==> flow/design.v <==
`default_nettype none
module organ_tone (
    input  logic        clk,
    input  logic        rst,
    input  logic [3:0]  SW,
    output logic        tone,
    output logic [15:0] lcd_freq
);
logic newclock;  
logic reset;  
logic [31:0]d;  
logic [31:0]desiredfreq;  
logic [23:0] LcdDisplay;  
logic [31:0] ScopeInfoB;  
getdesiredfreq getfreq (.clk(clk), .SW(SW[3:1]),.desiredfreq(desiredfreq),
.LcdDisplay(LcdDisplay),.LcdinfoDisplay(lcd_freq),.ScopeInfoB(ScopeInfoB));
counter counter1(.clk(clk), .reset(reset | rst), .Q(d));
clockdiv clockdiv1(.d(d),.desiredfreq(desiredfreq),.clk(clk),.rst(rst),.reset(reset),.newclock(newclock));
mux2 mux (.a(newclock), .b(1'b0),.sel(SW[0]),.out(tone));
endmodule
module counter(input logic clk, input logic reset, output logic [31:0] Q);
always_ff @ (posedge (clk))
begin 
	if (reset)
		begin
		Q<=32'b1;
		end
	else
		Q<=Q+32'b1;
end
endmodule
module clockdiv (input logic [31:0] d,input logic [31:0] desiredfreq,input logic clk, input logic rst, output logic reset, output logic newclock);
always_ff @ (posedge (clk))
begin
	if (rst)
		begin
		newclock<=1'b0;
		reset<=1'b0;
		end
	else if (d==((32'd25000000/(desiredfreq))-32'd1))
		begin
		newclock<=1'b1;
		end
	else if (d>=((32'd50000000/(desiredfreq))-32'b1))
		begin
		newclock<=1'b0;
		reset<=1'b1;
		end
	else
		begin
		newclock<= newclock;
		reset<=1'b0;
		end
end
endmodule
module getdesiredfreq (
input logic clk, 
input logic [2:0] SW,
output logic [31:0] desiredfreq, 
output logic [23:0] LcdDisplay,
output logic [15:0] LcdinfoDisplay,
output logic [31:0] ScopeInfoB);
parameter character_0 =8'h30;
parameter character_1 =8'h31;
parameter character_2 =8'h32;
parameter character_3 =8'h33;
parameter character_4 =8'h34;
parameter character_5 =8'h35;
parameter character_6 =8'h36;
parameter character_7 =8'h37;
parameter character_8 =8'h38;
parameter character_9 =8'h39;
parameter character_A =8'h41;
parameter character_B =8'h42;
parameter character_C =8'h43;
parameter character_D =8'h44;
parameter character_E =8'h45;
parameter character_F =8'h46;
parameter character_G =8'h47;
parameter character_H =8'h48;
parameter character_I =8'h49;
parameter character_J =8'h4A;
parameter character_K =8'h4B;
parameter character_L =8'h4C;
parameter character_M =8'h4D;
parameter character_N =8'h4E;
parameter character_O =8'h4F;
parameter character_P =8'h50;
parameter character_Q =8'h51;
parameter character_R =8'h52;
parameter character_S =8'h53;
parameter character_T =8'h54;
parameter character_U =8'h55;
parameter character_V =8'h56;
parameter character_W =8'h57;
parameter character_X =8'h58;
parameter character_Y =8'h59;
parameter character_Z =8'h5A;
parameter character_lowercase_a= 8'h61;
parameter character_lowercase_b= 8'h62;
parameter character_lowercase_c= 8'h63;
parameter character_lowercase_d= 8'h64;
parameter character_lowercase_e= 8'h65;
parameter character_lowercase_f= 8'h66;
parameter character_lowercase_g= 8'h67;
parameter character_lowercase_h= 8'h68;
parameter character_lowercase_i= 8'h69;
parameter character_lowercase_j= 8'h6A;
parameter character_lowercase_k= 8'h6B;
parameter character_lowercase_l= 8'h6C;
parameter character_lowercase_m= 8'h6D;
parameter character_lowercase_n= 8'h6E;
parameter character_lowercase_o= 8'h6F;
parameter character_lowercase_p= 8'h70;
parameter character_lowercase_q= 8'h71;
parameter character_lowercase_r= 8'h72;
parameter character_lowercase_s= 8'h73;
parameter character_lowercase_t= 8'h74;
parameter character_lowercase_u= 8'h75;
parameter character_lowercase_v= 8'h76;
parameter character_lowercase_w= 8'h77;
parameter character_lowercase_x= 8'h78;
parameter character_lowercase_y= 8'h79;
parameter character_lowercase_z= 8'h7A;
parameter character_colon = 8'h3A;           
parameter character_stop = 8'h2E;            
parameter character_semi_colon = 8'h3B;    
parameter character_minus = 8'h2D;          
parameter character_divide = 8'h2F;          
parameter character_plus = 8'h2B;           
parameter character_comma = 8'h2C;           
parameter character_less_than = 8'h3C;     
parameter character_greater_than = 8'h3E;  
parameter character_equals = 8'h3D;          
parameter character_question = 8'h3F;       
parameter character_dollar = 8'h24;          
parameter character_space=8'h20;            
parameter character_exclaim=8'h21;           
always_comb
	case(SW[2:0])
	3'b000: 
		begin
		desiredfreq=32'd523; 
		LcdDisplay={character_D,character_O,character_space}; 
		LcdinfoDisplay=16'h0523;
		ScopeInfoB={character_S,character_0,character_0,character_0};
		end
	3'b001: 
		begin 
		desiredfreq=32'd587; 
		LcdDisplay={character_R,character_E,character_space}; 
		LcdinfoDisplay=16'h0587;
		ScopeInfoB={character_S,character_0,character_0,character_1};
		end
	3'b010: 
		begin 
		desiredfreq=32'd659; 
		LcdDisplay={character_M, character_E,character_space}; 
		LcdinfoDisplay=16'h0659;
		ScopeInfoB={character_S,character_0,character_1,character_0};
		end
	3'b011: 
		begin 
		desiredfreq=32'd698; 
		LcdDisplay={character_F, character_A,character_space}; 
		LcdinfoDisplay=16'h0698;
		ScopeInfoB={character_S,character_0,character_1,character_1};
		end
	3'b100: 
		begin 
		desiredfreq=32'd783; 
		LcdDisplay={character_S, character_O,character_space}; 
		LcdinfoDisplay=16'h0783;
		ScopeInfoB={character_S,character_1,character_0,character_0};
		end
	3'b101: 
		begin 
		desiredfreq=32'd880; 
		LcdDisplay={character_L, character_A,character_space}; 
		LcdinfoDisplay=16'h0880;
		ScopeInfoB={character_S,character_1,character_0,character_1};
		end
	3'b110: 
		begin 
		desiredfreq=32'd987; 
		LcdDisplay={character_T, character_I,character_space};
		LcdinfoDisplay=16'h0987;
		ScopeInfoB={character_S,character_1,character_1,character_0};
		end
	3'b111: 
		begin 
		desiredfreq=32'd1046; 
		LcdDisplay={character_D, character_O, character_2};
		LcdinfoDisplay=16'h1046;
		ScopeInfoB={character_S,character_1,character_1,character_1};
		end
	default:
		begin 
		desiredfreq=32'd1000; 
		LcdDisplay={character_N, character_O,character_space};		
		LcdinfoDisplay=16'h1000;
		ScopeInfoB={character_S,character_lowercase_z,character_lowercase_z,character_lowercase_z};
		end 
	endcase
endmodule
module mux2 (input logic a, input logic b, input logic sel, output logic out);
assign out=sel?a:b;
endmodule
--- tool output ---
==> From RTL to reports: organ_tone <==
Tool output for the design above before and after an edit, in the order of the flow.
Lines under "orig" count in the file above, lines under "edited" in the edited file.
"diff" is "edited" less "orig", of the values as shown.
Cell names lack the library's common part.
{ "setup": {"design": "organ_tone", "clock_port": "clk", "lib": "sky130hd", "corner": "tt_025C_1v80"} }

==> The edit <==
Unified diff, file above to edited file.
The edited RTL no longer does the same as the RTL above: the edit was made by script, with no optimisation intended.
begin of diff
@@ -205,4 +205,4 @@
 endmodule
 module mux2 (input logic a, input logic b, input logic sel, output logic out);
-assign out=sel?a:b;
-endmodule
+assign out=a;
+endmodule
end of diff

==> After elaboration <==
Yosys after proc, flatten, opt, wreduce and memory -nomap, before mapping. Memory bits, and registers merged into a memory's read port (data or address), are not among the register bits. Print and check cells are not counted. Equal cells are merged and count once.
Yosys's memory passes give these memory sizes; they may raise the number of words (mostly to a power of two), join words into wider ones and drop unused or constant bits.
{ "bits": {"columns": ["item", "orig", "edited", "diff"], "rows": [
  ["mem_bits_ro", 296, 296, 0],
  ["regBits", 34, 34, 0],
  ["output_inout_bits", 17, 17, 0],
  ["in_bits", 6, 6, 0],
  ["wordCells", 17, 16, -1],
  ["memories", 1, 1, 0]
]} }
{ "op_classes": {"columns": ["item", "orig", "edited", "diff"], "rows": [
  ["n_logic", 1, 1, 0],
  ["muxes", 4, 3, -1],
  ["n_eq", 1, 1, 0],
  ["div_mod_pow", 2, 2, 0],
  ["add_sub_neg", 3, 3, 0],
  ["compare", 1, 1, 0],
  ["reduce_logical", 1, 1, 0]
]} }
{ "mem_list": {"columns": ["item", "orig", "edited"], "rows": [
  ["mem_shapes", "8 x 37 bit 1R0W", "8 x 37 bit 1R0W"]
]} }
{ "ops": {"columns": ["operator", "orig", "edited", "diff"], "rows": [
  ["2-to-1 mux 1 bit", 4, 3, -1]
]} }
Unchanged operator kinds not shown: 8.

==> Logic depth <==
Depth = most cells in a row (Yosys ltp): at word level without a register or memory, in the mapped netlist without a sequential cell, where the memories' decode and read muxes count.
{ "depth": {"columns": ["item", "orig", "edited", "diff"], "rows": [
  ["word_depth", 5, 5, 0],
  ["abc_area", "0", "0", null],
  ["depth_mapped", 389, 385, -4],
  ["depth_no_buf", 353, 350, -3]
]} }

==> Mapped cells and area <==
Source: synth_stat.txt of the flow (Yosys; design flattened, memories mapped). It holds for the ABC_AREA given above (unset counts as 0); a run with the other value may have another netlist.
{ "types": {"columns": ["cell", "orig", "edited", "diff"], "rows": [
  ["a21o_1", 163, 210, 47],
  ["inv_1", 158, 199, 41],
  ["nand2_1", 634, 595, -39],
  ["xor2_1", 180, 219, 39],
  ["clkbuf_8", 38, 0, -38],
  ["a21o_2", 35, 3, -32],
  ["nand3_1", 225, 256, 31],
  ["nor3_1", 242, 212, -30],
  ["and3_2", 30, 1, -29],
  ["nand2b_1", 109, 135, 26],
  ["or4_1", 28, 54, 26],
  ["a31oi_1", 104, 129, 25],
  ["and3_1", 89, 114, 25],
  ["nand3b_1", 9, 34, 25],
  ["a21oi_1", 568, 545, -23],
  ["or2b_2", 23, 0, -23],
  ["buf_4", 19, 42, 23],
  ["and2_2", 23, 1, -22]
]} }
Unchanged cell types not shown: 22.
The list need not be complete.
{ "mapped": {"columns": ["item", "orig", "edited", "diff"], "rows": [
  ["buf_cells", 293, 277, -16],
  ["ffs", 34, 34, 0],
  ["stdcells", 7299, 7357, 58],
  ["mapped_area_um2", 51262.9, 50408.3, -854.6],
  ["seqArea_um2", 680.7, 680.7, 0.0]
]} }
The figures by module come from a second, unflattened synthesis with its own total; it is not the netlist above.
{ "unflattened": {"columns": ["item", "orig", "edited", "diff"], "rows": [
  ["cells_unflattened", 9815, 9815, 0],
  ["hier_area_um2", 66117.2, 66109.7, -7.5]
]} }
Each row is one instance without its submodules.
{ "by_module_orig": {"columns": ["mod", "mod_seq_area_um2", "n_inst", "mod_area_um2", "n_cells"], "rows": [
  ["clockdiv", 40.0, 1, 63716.1, 9517],
  ["counter", 640.6, 1, 1477.7, 168],
  ["getdesiredfreq", 0.0, 1, 898.4, 127],
  ["mux2", 0.0, 1, 15.0, 1],
  ["organ_tone", 0.0, 1, 10.0, 2]
]} }
{ "by_module_edited": {"columns": ["mod", "mod_seq_area_um2", "n_inst", "mod_area_um2", "n_cells"], "rows": [
  ["clockdiv", 40.0, 1, 63716.1, 9517],
  ["counter", 640.6, 1, 1477.7, 168],
  ["getdesiredfreq", 0.0, 1, 898.4, 127],
  ["organ_tone", 0.0, 1, 10.0, 2],
  ["mux2", 0.0, 1, 7.5, 1]
]} }

==> Timing after synthesis <==
Source: OpenSTA report_checks on the synthesized netlist (no wires, ideal clock, input and output delay 20% of the period each), path of least setup slack; recovery checks are left aside. Register names are those of the netlist, which keeps one name where synthesis merged equal registers.
{ "synth_timing": {"columns": ["item", "orig", "edited", "diff"], "rows": [
  ["path_kind", "input to register", "input to register", null],
  ["start", "in SW[3]", "in SW[3]", null],
  ["end", "reg clockdiv1.newclock", "reg clockdiv1.newclock", null],
  ["t_first_pin_ns", 20.000, 20.000, 0.000],
  ["path_stages", 345, 370, 25],
  ["path_buffers", 47, 44, -3],
  ["setup_ns", 0.117, 0.058, -0.059],
  ["input_delay_ns", 20.000, 20.000, 0.000],
  ["required_ns", 99.883, 99.942, 0.059],
  ["slack_ns", 11.751, 7.817, -3.934],
  ["delay_ns", 68.249, 72.183, 3.934],
  ["tclk_ns", 100.0, 100.0, 0.0],
  ["arrival_ns", 88.132, 92.125, 3.993],
  ["synth_period_reached_ns", 88.249, 92.183, 3.934]
]} }
"delay_ns" = arrival - input delay + setup time.
"path_stages" counts driving pins, that of a launching flip-flop among them; a cell with two outputs on the path counts twice.
"synth_period_reached_ns" = period - worst setup slack (recovery checks aside). The figure is calculated, with input and output delays left at 20% of the set period.
Between the ends stands the longest chain of elaborated cells between them, by number of cells; it is not shown to be the way that was timed. Of several equally long chains one is given.
Each line given opens the expression or statement behind the cell; cells for indexed reads and writes are added by Yosys, which also makes memories of some case tables.
A memory read counts as a cell of the chain, while the word-level depth stops at memories.
At most two assigning lines are given for a register; there are more.
{ "synth_between_orig": {"cell_sequence": "buf_6 -> buf_12 -> buf_12 -> clkbuf_4 -> buf_2 -> buf_1 -> buf_1 -> nand2b_1 -> ha_1 -> inv_1 -> o21ba_2 -> nor3_1 -> ha_1 -> o21a_1 -> o2bb2ai_1 -> nor3_1 -> or2_2 -> ha_1 -> [309 not listed] -> a21o_1 -> a21oi_1 -> o2111ai_1 -> nor2_1 -> o31ai_1 -> a2111oi_1 -> nand4_1 -> inv_1 -> ha_1 -> nand2_1 -> or3_1 -> clkbuf_1 -> o21ai_0 -> a21oi_1 -> o311ai_0 -> a21oi_1 -> a22oi_1 -> nor2_1", "elab_chain_len": 6, "cells_between": 10, "cone_lines": 3, "cone_classes": "add/sub: 2; div: 2; compare: 1; eq/ne: 1; mux: 2; reduce/logical: 1; memory: 1"} }
{ "synth_rtl_orig": {"columns": ["item", "line_no", "text"], "rows": [
  ["start: declaration", 5, "input  logic [3:0]  SW,"],
  ["memory (8 x 37 bit)", 140, "case(SW[2:0])"],
  ["divider 26 x 32 -> 32 bit", 44, "else if (d>=((32'd50000000/(desiredfreq))-32'b1))"],
  ["subtractor 32 x 1 -> 32 bit", 44, null],
  ["greater-or-equal comparator 32 bit", 44, null],
  ["2-to-1 mux 1 bit", 44, null],
  ["2-to-1 mux 1 bit", 40, "else if (d==((32'd25000000/(desiredfreq))-32'd1))"],
  ["end: assignment", 42, "newclock<=1'b1;"],
  ["end: assignment", 51, "newclock<= newclock;"],
  ["end: declaration", 32, "module clockdiv (input logic [31:0] d,input logic [31:0] desiredfreq,input logic clk, input logic rst, output ..."]
]} }
{ "synth_between_edited": {"cell_sequence": "buf_6 -> buf_6 -> buf_6 -> buf_6 -> buf_6 -> buf_2 -> buf_1 -> buf_1 -> nand2b_1 -> ha_1 -> a21oi_1 -> nor3_1 -> ha_1 -> o21ai_0 -> a22oi_1 -> or4_1 -> nand2_1 -> ha_1 -> [334 not listed] -> nand2b_1 -> a21oi_1 -> nor2b_1 -> o21ai_0 -> nand2b_1 -> a21oi_1 -> nor2b_1 -> o21ai_0 -> nand2b_1 -> a21oi_1 -> nor2b_1 -> o21ai_0 -> nand2b_1 -> a21oi_1 -> nor2_1 -> a2111oi_0 -> and2_1 -> o21ba_1", "elab_chain_len": 6, "cells_between": 10, "cone_lines": 3, "cone_classes": "add/sub: 2; div: 2; compare: 1; eq/ne: 1; mux: 2; reduce/logical: 1; memory: 1"} }
{ "synth_rtl_edited": {"columns": ["item", "line_no", "text"], "rows": [
  ["start: declaration", 5, "input  logic [3:0]  SW,"],
  ["memory (8 x 37 bit)", 140, "case(SW[2:0])"],
  ["divider 26 x 32 -> 32 bit", 44, "else if (d>=((32'd50000000/(desiredfreq))-32'b1))"],
  ["subtractor 32 x 1 -> 32 bit", 44, null],
  ["greater-or-equal comparator 32 bit", 44, null],
  ["2-to-1 mux 1 bit", 44, null],
  ["2-to-1 mux 1 bit", 40, "else if (d==((32'd25000000/(desiredfreq))-32'd1))"],
  ["end: assignment", 42, "newclock<=1'b1;"],
  ["end: assignment", 51, "newclock<= newclock;"],
  ["end: declaration", 32, "module clockdiv (input logic [31:0] d,input logic [31:0] desiredfreq,input logic clk, input logic rst, output ..."]
]} }

==> Path in the finished layout <==
Path of least setup slack in the final report of each run of set A (OpenROAD, finished layout, wires in). Where an end is a register, its clock arrival counts in the times.
{ "layout_timing": {"columns": ["item", "orig", "edited", "diff"], "rows": [
  ["path_kind", "input to register", "input to register", null],
  ["start", "in SW[2]", "in SW[2]", null],
  ["end", "reg clockdiv1.reset", "reg clockdiv1.newclock", null],
  ["setup_ns", 0.13, 0.05, -0.08],
  ["arrival_ns", 95.26, 95.45, 0.19],
  ["t_first_pin_ns", 20.00, 20.00, 0.00],
  ["path_buffers", 10, 14, 4],
  ["required_ns", 100.17, 100.24, 0.07],
  ["slack_ns", 4.91, 4.79, -0.12],
  ["input_delay_ns", 20.00, 20.00, 0.00],
  ["path_stages", 336, 340, 4],
  ["tclk_ns", 100.0, 100.0, 0.0]
]} }
Between the ends stands the longest chain of elaborated cells between them, by number of cells; it is not shown to be the way that was timed. Of several equally long chains one is given.
A memory read counts as a cell of the chain, while the word-level depth stops at memories.
At most two assigning lines are given for a register; there are more.
{ "layout_between_orig": {"cell_sequence": "clkdlybuf4s50_1 -> buf_4 -> clkinvlp_4 -> ha_2 -> nand2b_4 -> ha_1 -> inv_1 -> o21ba_2 -> nor3_1 -> ha_1 -> o21a_1 -> o2bb2ai_1 -> nor3_1 -> or2_2 -> ha_1 -> o21ai_0 -> o31ai_4 -> nor4_1 -> [300 not listed] -> o21ai_0 -> nand2b_1 -> a21oi_1 -> nor2b_1 -> o21ai_0 -> nand2b_1 -> a21oi_1 -> nor2b_1 -> o21ai_0 -> nand2b_1 -> a21oi_1 -> nor2b_1 -> o21ai_0 -> nand2b_1 -> a21oi_1 -> o21ai_0 -> a31oi_1 -> a311oi_1", "elab_chain_len": 5, "cells_between": 8, "cone_lines": 3, "cone_classes": "add/sub: 2; div: 2; compare: 1; eq/ne: 1; mux: 1; memory: 1"} }
{ "layout_rtl_orig": {"columns": ["item", "line_no", "text"], "rows": [
  ["start: declaration", 5, "input  logic [3:0]  SW,"],
  ["memory (8 x 37 bit)", 140, "case(SW[2:0])"],
  ["divider 26 x 32 -> 32 bit", 44, "else if (d>=((32'd50000000/(desiredfreq))-32'b1))"],
  ["subtractor 32 x 1 -> 32 bit", 44, null],
  ["greater-or-equal comparator 32 bit", 44, null],
  ["2-to-1 mux 1 bit", 44, null],
  ["end: assignment", 38, "reset<=1'b0;"],
  ["end: assignment", 47, "reset<=1'b1;"],
  ["end: declaration", 32, "module clockdiv (input logic [31:0] d,input logic [31:0] desiredfreq,input logic clk, input logic rst, output ..."]
]} }
{ "layout_between_edited": {"cell_sequence": "clkdlybuf4s50_1 -> clkinvlp_4 -> buf_4 -> buf_4 -> ha_1 -> buf_4 -> and2_4 -> ha_1 -> xnor2_1 -> nor3_1 -> ha_1 -> o21ai_0 -> a22oi_1 -> or4_1 -> nand2_1 -> ha_1 -> o21a_1 -> o221a_2 -> [304 not listed] -> a21oi_1 -> nor2b_1 -> o21ai_0 -> nand2b_1 -> a21oi_1 -> nor2b_1 -> o21ai_0 -> nand2b_1 -> a21oi_1 -> nor2b_1 -> o21ai_0 -> nand2b_1 -> a21oi_1 -> nor2_1 -> a2111oi_0 -> buf_4 -> and2_1 -> o21ba_1", "elab_chain_len": 6, "cells_between": 10, "cone_lines": 3, "cone_classes": "add/sub: 2; div: 2; compare: 1; eq/ne: 1; mux: 2; reduce/logical: 1; memory: 1"} }
{ "layout_rtl_edited": {"columns": ["item", "line_no", "text"], "rows": [
  ["start: declaration", 5, "input  logic [3:0]  SW,"],
  ["memory (8 x 37 bit)", 140, "case(SW[2:0])"],
  ["divider 26 x 32 -> 32 bit", 44, "else if (d>=((32'd50000000/(desiredfreq))-32'b1))"],
  ["subtractor 32 x 1 -> 32 bit", 44, null],
  ["greater-or-equal comparator 32 bit", 44, null],
  ["2-to-1 mux 1 bit", 44, null],
  ["2-to-1 mux 1 bit", 40, "else if (d==((32'd25000000/(desiredfreq))-32'd1))"],
  ["end: assignment", 42, "newclock<=1'b1;"],
  ["end: assignment", 51, "newclock<= newclock;"],
  ["end: declaration", 32, "module clockdiv (input logic [31:0] d,input logic [31:0] desiredfreq,input logic clk, input logic rst, output ..."]
]} }

==> Flow runs <==
Runs of the flow (Yosys, OpenROAD) on both versions; the two runs of a pair have the same settings. The constraints put input and output delay at 20% of the set period each and load the outputs with 0.01 pF.
{ "settings_set_A": {"CORE_UTILIZATION": 40, "period_ns": 100.0, "CAP_MARGIN": 20, "CORE_MARGIN": 2, "SLEW_MARGIN": 20} }
{ "results_set_A": {"columns": ["item", "orig", "edited", "diff"], "rows": [
  ["setupTns_ns", 0.000, 0.000, 0.000],
  ["utilization_pct", 41.7, 43.3, 1.6],
  ["setup_worst_slack_ns", 4.910, 4.791, -0.119],
  ["design_die_area_um2", 131037.0, 128877.0, -2160.0],
  ["final_cell_area_um2", 53064.6, 54249.5, 1184.9],
  ["worst_hold_slack_ns", 0.470, 0.471, 0.001],
  ["timing.achieved_period_ns", 95.090, 95.209, 0.119],
  ["post_synth_area_um2", 51262.9, 50408.3, -854.6]
]} }
{ "settings_set_B": {"CORE_ASPECT_RATIO": 1.84, "CORE_UTILIZATION": 46, "GPL_ROUTABILITY_DRIVEN": 1, "MAX_ROUTING_LAYER": "met5", "PLACE_DENSITY": 0.57, "SETUP_SLACK_MARGIN": 5.0, "period_ns": 88.2, "CAP_MARGIN": 20, "CORE_MARGIN": 2, "SLEW_MARGIN": 20} }
{ "results_set_B": {"columns": ["item", "orig", "edited", "diff"], "rows": [
  ["setupTns_ns", 0.000, 0.000, 0.000],
  ["utilization_pct", 53.0, 56.5, 3.5],
  ["setup_worst_slack_ns", 7.042, 6.663, -0.379],
  ["design_die_area_um2", 114252.0, 112371.0, -1881.0],
  ["final_cell_area_um2", 58801.4, 61293.8, 2492.4],
  ["worst_hold_slack_ns", 0.482, 0.459, -0.023],
  ["timing.achieved_period_ns", 81.158, 81.537, 0.379],
  ["post_synth_area_um2", 51262.9, 50408.3, -854.6]
]} }
"timing.achieved_period_ns" is the run's clock period less its worst setup slack. It is reckoned from that one timing run; input and output delays stay at 20% of the period that was set.
--- end ---
